==> flow/design.v <==
module ALU(
    input [7:0] reg_data_A,      
    input [7:0] reg_data_B,
    input [3:0] ALU_Sel,
    output reg [3:0] NZVC,   
    output reg [7:0] Result
);
    reg [8:0] temp;   
	localparam ADD = 4'd0, SUB = 4'd1,
			LAND= 4'd2, LOR = 4'd3,
			BAND= 4'd4, BOR = 4'd5, XOR = 4'd6,
			INC = 4'd7, DEC = 4'd8;
	always @* begin
        {Result, temp, NZVC} = {8'b0, 9'b0, 4'b0};
        case(ALU_Sel)
            ADD: temp = {1'b0, reg_data_A} + {1'b0, reg_data_B};                         
            SUB: temp = {1'b0, reg_data_A} - {1'b0, reg_data_B};            				  
            LAND: Result = reg_data_A != 0 && reg_data_B != 0 ? 8'h01 : 8'h00;           
            LOR: Result = reg_data_A != 0 || reg_data_B != 0 ? 8'h01 : 8'h00;             
            BAND: Result = reg_data_A & reg_data_B;            									 
            BOR: Result = reg_data_A | reg_data_B;                                        
            XOR: Result = reg_data_A ^ reg_data_B;                                        
            INC: temp = {1'b0, reg_data_A} + 9'b1;                                        
            DEC: temp = {1'b0, reg_data_A} - 9'b1;                                       
        endcase
		if (ALU_Sel==ADD || ALU_Sel==SUB || ALU_Sel==INC || ALU_Sel==DEC)
				Result = temp[7:0];
		NZVC[3] = Result[7];                  
        NZVC[2] = ~|Result;                   
        if (ALU_Sel==ADD || ALU_Sel==INC) begin
            NZVC[1] = (reg_data_A[7]^Result[7]) & ~(reg_data_A[7]^reg_data_B[7]);  
            NZVC[0] = temp[8];                                                     
        end
        else if (ALU_Sel==SUB || ALU_Sel==DEC) begin
            NZVC[1] = (reg_data_A[7]^Result[7]) &  (reg_data_A[7]^reg_data_B[7]);  
            NZVC[0] = temp[8];                                                     
        end
    end
endmodule
module register_file(
    input clk,
    input reset,
    input [3:0] read_addr_A,
    input [3:0] read_addr_B,
    input [3:0] write_addr,
    input [7:0] write_data,
    input write_enable,
    output [7:0] read_data_A,
    output [7:0] read_data_B
);
    reg [7:0] registers [0:15];
    integer i;
    always @(posedge clk) begin
        if (!reset) begin
            for (i = 0; i < 16; i = i + 1) begin
                registers[i] <= 8'h00;
            end
        end else if (write_enable) begin
            registers[write_addr] <= write_data;
        end
    end
    assign read_data_A = registers[read_addr_A];
    assign read_data_B = registers[read_addr_B];   
endmodule
module data_path (
    input  logic        clk,
    input  logic        reset,
    input  logic        IR_Load,
    input  logic        MAR_Load,
    input  logic        PC_Load,
    input  logic        PC_Inc,
    input  logic        CCR_Load,
    input  logic [1:0]  Bus1_Sel,
    input  logic [2:0]  Bus2_Sel,
    input  logic        addr_sel,         
	 input  logic [3:0]  ALU_Sel,
    input  logic [7:0]  from_memory,
    input  logic [7:0]  alu_result,
    input  logic [7:0]  reg_data_A,
    input  logic [7:0]  reg_data_B,
    input  logic [3:0]  NZVC,
    input  logic [7:0]  immediate_value, 
    input  logic [7:0]  address_value, 
    output logic [7:0]  address,
    output logic [7:0]  to_memory,
    output logic [7:0]  bus2_data,        
    output logic [3:0]  CCR_Result,
    output logic [7:0]  IR                
);
    logic [7:0] PC, MAR, IR_reg;
    logic [3:0] CCR;
	 logic [7:0] BUS1;
	 logic [7:0] BUS2;
    assign BUS1 = (Bus1_Sel == 2'd0) ? PC         :
                       (Bus1_Sel == 2'd1) ? reg_data_A :
                                           reg_data_B;
    assign BUS2 = (Bus2_Sel == 3'd0) ? alu_result     :
                       (Bus2_Sel == 3'd1) ? BUS1           :
                       (Bus2_Sel == 3'd2) ? from_memory    :
                       (Bus2_Sel == 3'd3) ? immediate_value:  
                       (Bus2_Sel == 3'd4) ? address_value  : 8'h00;
    assign bus2_data = BUS2;  
    always_ff @(posedge clk or negedge reset) begin
        if (!reset) begin
            PC      <= 8'h00;
            MAR     <= 8'h00;
            IR_reg  <= 8'h00;
            CCR     <= 4'h0;
        end
        else begin
            if (IR_Load) IR_reg <= BUS2;
            if (MAR_Load) MAR   <= BUS2;
            if (PC_Load)        PC <= BUS2;
            else if (PC_Inc)    PC <= PC + 1;
            if (CCR_Load)       CCR <= NZVC;
        end
    end
    assign IR       = IR_reg;
    assign address  = (addr_sel) ? MAR : PC;   
    assign to_memory= BUS1;
    assign CCR_Result = CCR;
endmodule
module control_unit (
    input logic clk,
    input logic reset,
    input logic [7:0] IR,
    input logic [7:0] from_memory,
    input logic [3:0] CCR_Result,
    output logic IR_Load,
    output logic MAR_Load,
    output logic PC_Load,
    output logic PC_Inc,
    output logic [3:0] reg_read_addr_A,
    output logic [3:0] reg_read_addr_B,
    output logic [3:0] reg_write_addr,
    output logic reg_write_enable,
    output logic [3:0] ALU_Sel,
    output logic CCR_Load,
    output logic [2:0] Bus2_Sel,
    output logic [1:0] Bus1_Sel,
    output logic ALU_B_Sel,
    output logic write,
    output logic [7:0] immediate_out,
    output logic [7:0] address_out,
    output logic addr_sel
);
    typedef enum logic [2:0] {
        FETCH, DECODE, EXECUTE, LOADSTORE, DATA, BRANCH
    } state_t;
    state_t state, next;
    logic [3:0] cycle_count;
    logic [7:0] reg_operand_1, reg_operand_2;
    logic LoadStoreOP, DataOP, BranchOP;
    always_ff @(posedge clk) begin
        if (state==FETCH && cycle_count==3) reg_operand_1 <= from_memory;  
        if (state==FETCH && cycle_count==5) reg_operand_2 <= from_memory;  
    end
    assign immediate_out = (IR[7:4]==4'h2) ? reg_operand_1 : reg_operand_2;
    assign address_out   = reg_operand_2;
    always_ff @(posedge clk or negedge reset) begin
        if (!reset) begin
            state <= FETCH;
            cycle_count <= 4'd0;
        end else if (state != next) begin
				 state <= next;
				 cycle_count <= 4'd0;
			end else
				 cycle_count <= cycle_count + 4'd1;
	 end
    always_comb begin
        next = state;
        unique case (state)
            FETCH: if (cycle_count==4'd5)
                        next = DECODE;
            DECODE: next = EXECUTE;
            EXECUTE: case(IR[7:4])
                          4'h8 : next = LOADSTORE;
                          4'h9 : next = DATA;
                          4'hA : next = LOADSTORE;
                          4'h2 : next = BRANCH;
                          default : next = FETCH;
                       endcase
            LOADSTORE: if ( (IR==8'h80) || cycle_count==3'd2)
							next = FETCH;
            DATA:      if (cycle_count==3'd0)
                            next = FETCH;
            BRANCH:    if (cycle_count==3'd1)
                            next = FETCH;
            default:   next = FETCH;
        endcase
    end
    typedef logic [24:0] ctrl_t;   
	 ctrl_t ctrl;
    function automatic ctrl_t CTL (
        input logic         a_sel, b_sel, wr, ccr_load, reg_we,
        input logic [3:0]   alu, reg_wa,
        input logic [1:0]   b1,
        input logic [2:0]   b2,
        input logic         pc_inc, pc_load, mar_load, ir_load
    );
        CTL = {a_sel, b_sel, wr, ccr_load, reg_we,
                alu, reg_wa, b1, b2, pc_inc, pc_load,
                mar_load, ir_load};
    endfunction
    localparam ctrl_t
        C_NOP  = CTL(1'b0,1'b0,1'b0,1'b0,1'b0, 4'd0,4'd0, 2'd0,3'd0, 1'b0,1'b0,1'b0,1'b0),
        CF0    = CTL(1'b0,1'b0,1'b0,1'b0,1'b0, 4'd0,4'd0, 2'd0,3'b001, 1'b0,1'b0,1'b1,1'b0),
        CF1    = CTL(1'b0,1'b0,1'b0,1'b0,1'b0, 4'd0,4'd0, 2'd0,3'b010, 1'b1,1'b0,1'b0,1'b1),
        CF2    = CF0,
        CF3    = CTL(1'b0,1'b0,1'b0,1'b0,1'b0, 4'd0,4'd0, 2'd0,3'b010, 1'b1,1'b0,1'b0,1'b0),
        CF4    = CF0,
        CF5    = CF3;
    function automatic ctrl_t INC_and_DEC (input logic inc, input logic [3:0] r);
        INC_and_DEC = CTL(1'b1, 1'b0,           
                   1'b1, 1'b1, 1'b1,         
                   inc ? 4'd7 : 4'd8,   
                   r,
                   2'd1, 3'd0,      
                   1'b0,1'b0,1'b0,1'b0);
    endfunction
    function automatic ctrl_t decode(
        input state_t       state,
        input logic [2:0]   cycle_count,
        input logic [7:0]   ir
    );
        ctrl_t c;
        logic [3:0] alu;
        logic pc_load;
        c = C_NOP;
         unique case (state)
            FETCH: case (cycle_count)
                    4'd0: c = CF0;
                    4'd1: c = CF1;
                    4'd2: c = CF2;
                    4'd3: c = CF3;
                    4'd4: c = CF4;
                    4'd5: c = CF5;
                endcase
            LOADSTORE: begin
                if ((ir==8'h80) && (cycle_count==3'b0)) begin               
                    c = CTL(1'b0,1'b0,1'b0,1'b0,1'b1, 4'd0, reg_operand_1[3:0], 2'd0,3'b011,1'b0,1'b0,1'b0,1'b0);
                end
                else if ((ir[7:4]==4'hA) && (cycle_count==3'b0)) begin      
                    c = CTL(1'b0,1'b0,1'b0,1'b0,1'b0, 4'd0,4'd0, 2'd0,3'b001, 1'b0,1'b0,1'b1,1'b0);
                end
                else if ((ir[7:4]==4'hA) && (cycle_count==3'd2)) begin                  
                    c = INC_and_DEC(ir==8'hA0, reg_operand_1[3:0]);
                end
            end
            DATA: if (cycle_count==4'd0) begin
                case (ir[2:0])
                    3'b000: alu = 4'd0;    
                    3'b001: alu = 4'd1;    
                    3'b010: alu = 4'd4;    
                    3'b011: alu = 4'd5;    
                    3'b100: alu = 4'd6;    
                    default: alu = 4'd0;
                endcase
                c = CTL(1'b0,1'b0,1'b0,1'b1,1'b1, alu, reg_operand_1[3:0], 2'd1, 3'd0, 1'b0,1'b0,1'b0,1'b0);
            end
            BRANCH: begin
                if (cycle_count==4'd0)
                    c = CTL(1'b1,1'b1,1'b0,1'b0,1'b0, 4'd0,4'd0, 2'd0,3'd0, 1'b0,1'b0,1'b0,1'b0);
                if (cycle_count==4'd1) begin
                    case (ir[2:0])
                        3'b000: pc_load = 1'b1;               
                        3'b011: pc_load = ~CCR_Result[2];     
                        3'b100: pc_load =  CCR_Result[2];     
                        default: pc_load = 1'b0;
                    endcase
                    c = CTL(1'b0,1'b0,1'b0,1'b0,1'b0, 4'd0,4'd0, 2'd0,3'd0, 1'b0, pc_load, 1'b0,1'b0);
                end
            end
            DECODE: ;
            EXECUTE: ;
            default: ;
        endcase
        decode = c;
    endfunction
    always_comb ctrl = decode(state, cycle_count, IR);
    assign { addr_sel, ALU_B_Sel, write, CCR_Load, reg_write_enable,
             ALU_Sel,
             reg_write_addr,
             Bus1_Sel, Bus2_Sel,
             PC_Inc, PC_Load, MAR_Load, IR_Load } = ctrl;
    assign reg_read_addr_A = (state==DATA || (state==LOADSTORE && IR[7:4]==4'hA)) ? reg_operand_1[3:0] : 4'd0;
    assign reg_read_addr_B = (state==DATA) ? reg_operand_2[3:0] : 4'd0;
endmodule
module cpu(
    input clk,
    input reset,
    output [7:0] address,
    input [7:0] from_memory,
    output write,
    output [7:0] to_memory
);
    wire        IR_Load;
    wire [7:0]  IR;
    wire        MAR_Load;
    wire        PC_Load;
    wire        PC_Inc;
    wire [3:0]  ALU_Sel;
    wire [3:0]  CCR_Result;
    wire        CCR_Load;
    wire [2:0]  Bus2_Sel;
    wire [1:0]  Bus1_Sel;
    wire [7:0]  immediate_value;
    wire [7:0]  address_value;
    wire        ALU_B_Sel;
    wire        addr_sel;        
    wire [3:0] reg_read_addr_A, reg_read_addr_B, reg_write_addr;
    wire [7:0] reg_read_data_A, reg_read_data_B, reg_write_data;
    wire reg_write_enable;
    wire [7:0] alu_result;
    wire [3:0] NZVC;
    control_unit control_unit1 (
        .clk(clk),
        .reset(reset),
        .IR_Load(IR_Load),
        .IR(IR),
        .MAR_Load(MAR_Load),
        .PC_Load(PC_Load),
        .PC_Inc(PC_Inc),
        .reg_read_addr_A(reg_read_addr_A),
        .reg_read_addr_B(reg_read_addr_B),
        .reg_write_addr(reg_write_addr),
        .reg_write_enable(reg_write_enable),
        .ALU_Sel(ALU_Sel),
        .CCR_Result(CCR_Result),
        .CCR_Load(CCR_Load),
        .Bus2_Sel(Bus2_Sel),
        .Bus1_Sel(Bus1_Sel),
        .ALU_B_Sel(ALU_B_Sel),
        .write(write),
        .from_memory(from_memory),
        .immediate_out(immediate_value),
        .address_out(address_value),
        .addr_sel(addr_sel)
    );
    data_path data_path1 (
        .clk(clk),
        .reset(reset),
        .IR_Load(IR_Load),
        .IR(IR),
        .MAR_Load(MAR_Load),
        .address(address),
        .PC_Load(PC_Load),
        .PC_Inc(PC_Inc),
        .ALU_Sel(ALU_Sel),
        .CCR_Result(CCR_Result),
        .CCR_Load(CCR_Load),
        .Bus2_Sel(Bus2_Sel),
        .Bus1_Sel(Bus1_Sel),
        .from_memory(from_memory),
        .to_memory(to_memory),
        .bus2_data(reg_write_data),
        .alu_result(alu_result),
        .reg_data_A(reg_read_data_A),
        .reg_data_B(reg_read_data_B),
        .NZVC(NZVC),
        .immediate_value(immediate_value),
        .address_value(address_value),
        .addr_sel(addr_sel)
    );
    register_file reg_file (
        .clk(clk),
        .reset(reset),
        .read_addr_A(reg_read_addr_A),
        .read_addr_B(reg_read_addr_B),
        .write_addr(reg_write_addr),
        .write_data(reg_write_data),
        .write_enable(reg_write_enable),
        .read_data_A(reg_read_data_A),
        .read_data_B(reg_read_data_B)
    );
    ALU alu1 (
        .reg_data_A(reg_read_data_A),
        .reg_data_B(reg_read_data_B),
        .ALU_Sel(ALU_Sel),
        .NZVC(NZVC),
        .Result(alu_result)
    );
endmodule
; Tool chain data of cpu
; What the tools print for cpu, step after step.
; Line numbers count from 1 in the design file above.
; Library cell names are shortened.
; The mark n/a stands for no value.
[inputs]
design = cpu
clk_port = clk
lib = sky130hd
lib_corner = tt_025C_1v80

; Word-level counts
; Counts by Yosys on the flattened word-level netlist (proc, flatten, opt, wreduce; memories kept). Register bits leave out memories and registers merged into their read ports (data or address). Print and check cells are left out. Cells with the same type and inputs are merged into one.
; Yosys's memory passes give these memory sizes; they may raise the number of words (mostly to a power of two), join words into wider ones and drop unused or constant bits.
[word_totals]
ff_bits = 50
mem_bits_rw = 128
memories = 1
input_bits = 10
out_inout_bits = 17
wordCells = 139
[op_classes]
n_addsub = 6
eq_ne = 38
n_mux = 47
logic = 9
reduce_and_logical = 30
[mem_list]
columns = name, words, width, line
row1 = reg_file.registers, 16, 8, 51  ; reg [7:0] registers [0:15];
[op_table]
columns = cell, n
row1 = two-way mux 8 bit, 14
row2 = two-way mux 22 bit, 5
row3 = parallel mux 22 bit (select 4 bit), 1
row4 = parallel mux 8 bit (select 5 bit), 1
row5 = parallel mux 9 bit (select 4 bit), 1
row6 = == test 3 x 2 -> 1 bit with constant B, 8
row7 = two-way mux 4 bit, 6
row8 = == test 4 x 2 -> 1 bit with constant B, 5
row9 = == test 4 x 3 -> 1 bit with constant B, 5
row10 = two-way mux 19 bit, 1
row11 = == test 3 bit with constant B, 6
row12 = parallel mux 6 bit (select 3 bit), 1
row13 = parallel mux 3 bit (select 6 bit), 1
row14 = == test 4 bit with constant B, 4
row15 = == test 8 bit with constant B, 2
row16 = nonzero test 8 bit, 2
row17 = == test 3 x 1 -> 1 bit with constant B, 4
row18 = zero test 3 bit, 4
row19 = parallel mux 3 bit (select 4 bit), 1
row20 = two-way mux 3 bit, 4
row21 = adder 8 x 1 -> 9 bit with constant B, 1
row22 = subtractor 8 x 1 -> 9 bit with constant B, 1
row23 = adder 8 x 8 -> 9 bit, 1
row24 = subtractor 8 x 8 -> 9 bit, 1
row25 = parallel mux 3 bit (select 3 bit), 1
row26 = two-way mux 1 bit, 9
row27 = logical OR 1 bit, 8
row28 = == test 4 x 1 -> 1 bit with constant B, 2
; Not listed: further kinds 19, cells in them 30.

; Longest topological paths
; Depth = most cells in a row (Yosys ltp): at word level without a register or memory, in the mapped netlist without a sequential cell, where the memories' decode and read muxes count.
[depth]
word_depth = 15
abc_area = 0
ltp_mapped = 25
mapped_depth_nobuf = 20

; Netlist
; Source: synth_stat.txt of the flow (Yosys; design flattened, memories mapped). It holds for the ABC_AREA given above (unset counts as 0); a run with the other value may have another netlist.
; The area totals of this step are shown rounded.
[by_type]
columns = type, n, area_total_um2
row1 = edfxtp_1, 144, 4.32E+03
row2 = dfrtp_1, 32, 800.768
row3 = nor2_1, 175, 656.88
row4 = mux4_2, 26, 585.562
row5 = ha_1, 30, 375.36
row6 = mux2i_1, 36, 360.346
row7 = nand2_1, 82, 307.795
row8 = mux2_2, 26, 292.781
row9 = o21ai_0, 56, 280.269
row10 = a21oi_1, 53, 265.254
row11 = a211oi_1, 20, 150.144
row12 = o221ai_1, 15, 131.376
row13 = buf_2, 24, 120.115
row14 = o211ai_1, 16, 120.115
row15 = buf_6, 10, 112.608
row16 = nand3_1, 22, 110.106
row17 = clkbuf_1, 28, 105.101
row18 = a21oi_2, 11, 96.342
; Not listed: further types 64, cells in them 225.
[mapped]
mapped_cells = 1031
yosys_area_um2 = 10890
seq_area_um2 = 5125
ff_cells = 176
buffers = 76
; By module: a second synthesis without flattening, with its own total; a netlist apart from the flattened one above.
[hier_totals]
hier_cells = 986
hier_area_um2 = 11780
; Rows give one instance, submodules left out.
[modules]
columns = mod, n_inst, n_cells, mod_area_um2, mod_seq_area_um2
row1 = register_file, 1, 445, 6930, 3844
row2 = data_path, 1, 165, 1802, 700.7
row3 = ALU, 1, 235, 1535, 0.0
row4 = control_unit, 1, 141, 1514, 655.6
row5 = cpu, 1, 0, 0.0, 0.0

; Worst setup path after synthesis
; Path of least setup slack by OpenSTA after synthesis, without wires, with an ideal clock, recovery checks aside; 20% of the period is set as input and as output delay. Where synthesis merged equal registers, the netlist keeps one of their names.
[synth_timing]
path_kind = reg2reg
startpoint = register control_unit1.state[0]
endpoint = memory reg_file.registers[11][7]
clock_period_ns = 7.0
setup_time_ns = 0.266
launch_ns = 0.000
arrival_ns = 4.647
required_time_ns = 6.734
slack_ns = 2.087
path_delay_ns = 4.913
stages = 22
n_path_buf = 3
period_less_setup_slack_ns = 4.913
; "path_delay_ns" = arrival - input delay + setup time.
; "stages": output pins that drive a net of the path, with the launching flip-flop's if there is one; two outputs of one cell count as two.
; "period_less_setup_slack_ns" is the clock period less the worst setup slack; recovery checks do not enter. This is arithmetic on one report: input and output delays are still those of the set period (20% each).
[synth_between]
path_cell_list = dfrtp_1 > buf_2 > nor4bb_1 > buf_4 > mux2_2 > a221oi_1 > a22oi_2 > inv_2 > ha_1 > a221oi_1 > ha_1 > nor2b_1 > o2111ai_1 > nand3_1 > o41ai_1 > nor3_1 > mux2i_1 > a22oi_1 > a22o_1 > o21ai_4 > buf_6 > a21oi_2
[synth_lines]
columns = element, line
row1 = from (decl), 150  ; state_t state, next;
row2 = from (assign), 162  ; state <= FETCH;
row3 = from (assign), 165  ; state <= next;
row4 = to (decl), 51  ; reg [7:0] registers [0:15];
; No chain of elaborated cells between the ends is given.

; Timing after layout
; From the final timing report of run 2: the path of least setup slack in the routed layout; clock arrival at registers is part of the times.
[layout_timing]
path_kind = reg2reg
startpoint = register control_unit1.reg_operand_2[0]
endpoint = register data_path1.IR_reg[6]
clock_period_ns = 4.72
setup_time_ns = 0.13
launch_ns = 0.47
arrival_ns = 5.57
required_time_ns = 5.06
slack_ns = -0.52
stages = 25
n_path_buf = 7
; Between the ends stands the longest chain of elaborated cells between them, by number of cells; it is not shown to be the way that was timed. Of several equally long chains one is given.
; Each line given opens the expression or statement behind the cell; cells for indexed reads and writes are added by Yosys, which also makes memories of some case tables.
; A memory read counts as a cell of the chain, while the word-level depth stops at memories.
[layout_between]
path_cell_list = edfxtp_1 > buf_4 > buf_4 > nor3b_1 > o21ai_1 > a31oi_4 > a22oi_2 > inv_2 > ha_4 > a221oi_2 > buf_4 > buf_4 > fa_2 > a21o_1 > a21o_1 > a21o_1 > a21oi_2 > xnor2_1 > a221o_1 > o211ai_1 > a21boi_4 > buf_12 > clkbuf_16 > buf_12 > o21ai_1
elab_chain_len = 6
cells_between = 14
lines_between = 13
classes_between = add/sub (2); mux (8); logic (3); memory (1)
[layout_lines]
columns = element, line
row1 = from (decl), 152  ; logic [7:0] reg_operand_1, reg_operand_2;
row2 = from (assign), 156  ; if (state==FETCH && cycle_count==5) reg_operand_2 <= from_memory;
row3 = two-way mux 4 bit, 287  ; assign reg_read_addr_B = (state==DATA) ? reg_operand_2[3:0] : 4'd0;
row4 = memory read (16 x 8 bit), 51  ; reg [7:0] registers [0:15];
row5 = subtractor 8 x 8 -> 9 bit, 17  ; SUB: temp = {1'b0, reg_data_A} - {1'b0, reg_data_B};
row6 = parallel mux 9 bit (select 4 bit), 15  ; case(ALU_Sel)
row7 = two-way mux 8 bit, 26  ; if (ALU_Sel==ADD || ALU_Sel==SUB || ALU_Sel==INC || ALU_Sel==DEC)
row8 = two-way mux 8 bit, 97  ; assign BUS2 = (Bus2_Sel == 3'd0) ? alu_result     :
row9 = to (assign), 107  ; IR_reg  <= 8'h00;
row10 = to (assign), 111  ; if (IR_Load) IR_reg <= BUS2;
row11 = to (decl), 90  ; logic [7:0] PC, MAR, IR_reg;

; Record of 6 stored runs of the RTL-to-layout flow on cpu, platform sky130hd. The runs are unordered. Constraints: input delay and output delay 20% of the set period each, output load 0.01 pF.
; "achieved_clock_period_ns": clock period set for the run, less the worst setup slack. It is reckoned from that one timing run; input and output delays stay at 20% of the period that was set.
; By "worst_path_ns" is meant the share of the clock period that the worst setup path is allowed (20% is reserved at inputs, 20% at outputs), minus its slack. Clock arrival times at its registers enter into it.
; "totalPower_w" is the tool's figure for a default switching activity; nothing was simulated.
; The results are shown rounded.

[run 1: settings]
ABC_AREA = 0
CELL_PAD_IN_SITES_GLOBAL_PLACEMENT = 0
CORE_ASPECT_RATIO = 0.53
CORE_MARGIN = 10
CORE_UTILIZATION = 54
CTS_CLUSTER_SIZE = 99
GPL_ROUTABILITY_DRIVEN = 0
HOLD_SLACK_MARGIN = 0.27
MAX_ROUTING_LAYER = met4
MIN_ROUTING_LAYER = met2
PLACE_DENSITY = 0.89
period_ns = 5.29
CAP_MARGIN = 20
SLEW_MARGIN = 20
[run 1: results]
outcome = no results, routing failed with GRT-0116

[run 2: settings]
CELL_PAD_IN_SITES_DETAIL_PLACEMENT = 1
CELL_PAD_IN_SITES_GLOBAL_PLACEMENT = 0
CORE_ASPECT_RATIO = 1.4
CORE_MARGIN = 4
CORE_UTILIZATION = 17
CTS_CLUSTER_DIAMETER = 333
MAX_ROUTING_LAYER = met4
MIN_ROUTING_LAYER = met2
PLACE_DENSITY = 0.68
period_ns = 4.72
CAP_MARGIN = 20
SLEW_MARGIN = 20
[run 2: results]
synthesis_area_um2 = 10890
die_footprint_um2 = 68220
layout_utilization_pct = 23.5
setup_worst_slack_ns = -0.517
setupTns_ns = -32.22
hold_worst_slack_ns = 0.502
totalPower_w = 0.01179
achieved_clock_period_ns = 5.237
worst_path_ns = 5.24
timing.worst_path_kind = reg2reg

[run 3: settings]
CORE_UTILIZATION = 66
period_ns = 6.25
CAP_MARGIN = 20
CORE_MARGIN = 2
SLEW_MARGIN = 20
[run 3: results]
synthesis_area_um2 = 10890
die_footprint_um2 = 17540
layout_utilization_pct = 74.8
setup_worst_slack_ns = 0.213
setupTns_ns = 0.000
hold_worst_slack_ns = 0.493
totalPower_w = 0.006165
achieved_clock_period_ns = 6.037
worst_path_ns = 6.04
timing.worst_path_kind = reg2reg

[run 4: settings]
ABC_AREA = 1
CAP_MARGIN = 10
CORE_UTILIZATION = 22
GPL_TIMING_DRIVEN = 0
PLACE_DENSITY_LB_ADDON = 0.1
period_ns = 7.39
CORE_MARGIN = 2
SLEW_MARGIN = 20
[run 4: results]
synthesis_area_um2 = 12040
die_footprint_um2 = 56590
layout_utilization_pct = 25.6
setup_worst_slack_ns = 1.708
setupTns_ns = 0.000
hold_worst_slack_ns = 0.480
totalPower_w = 0.006575
achieved_clock_period_ns = 5.682
worst_path_ns = 5.68
timing.worst_path_kind = reg2reg

[run 5: settings]
CELL_PAD_IN_SITES_GLOBAL_PLACEMENT = 2
CORE_MARGIN = 6
CORE_UTILIZATION = 40
period_ns = 7.0
CAP_MARGIN = 20
SLEW_MARGIN = 20
[run 5: results]
synthesis_area_um2 = 10890
die_footprint_um2 = 31320
layout_utilization_pct = 45.6
setup_worst_slack_ns = 0.476
setupTns_ns = 0.000
hold_worst_slack_ns = 0.495
totalPower_w = 0.005387
achieved_clock_period_ns = 6.524
worst_path_ns = 6.52
timing.worst_path_kind = reg2reg

[run 6: settings]
ABC_AREA = 0
CAP_MARGIN = 40
CELL_PAD_IN_SITES_GLOBAL_PLACEMENT = 0
CORE_ASPECT_RATIO = 0.53
CORE_MARGIN = 10
CORE_UTILIZATION = 54
CTS_CLUSTER_SIZE = 93
GPL_ROUTABILITY_DRIVEN = 1
GPL_TIMING_DRIVEN = 0
MAX_ROUTING_LAYER = met4
MIN_ROUTING_LAYER = met2
PLACE_DENSITY_LB_ADDON = 0.29
TNS_END_PERCENT = 50
period_ns = 5.29
SLEW_MARGIN = 20
[run 6: results]
outcome = no results, routing failed with GRT-0116
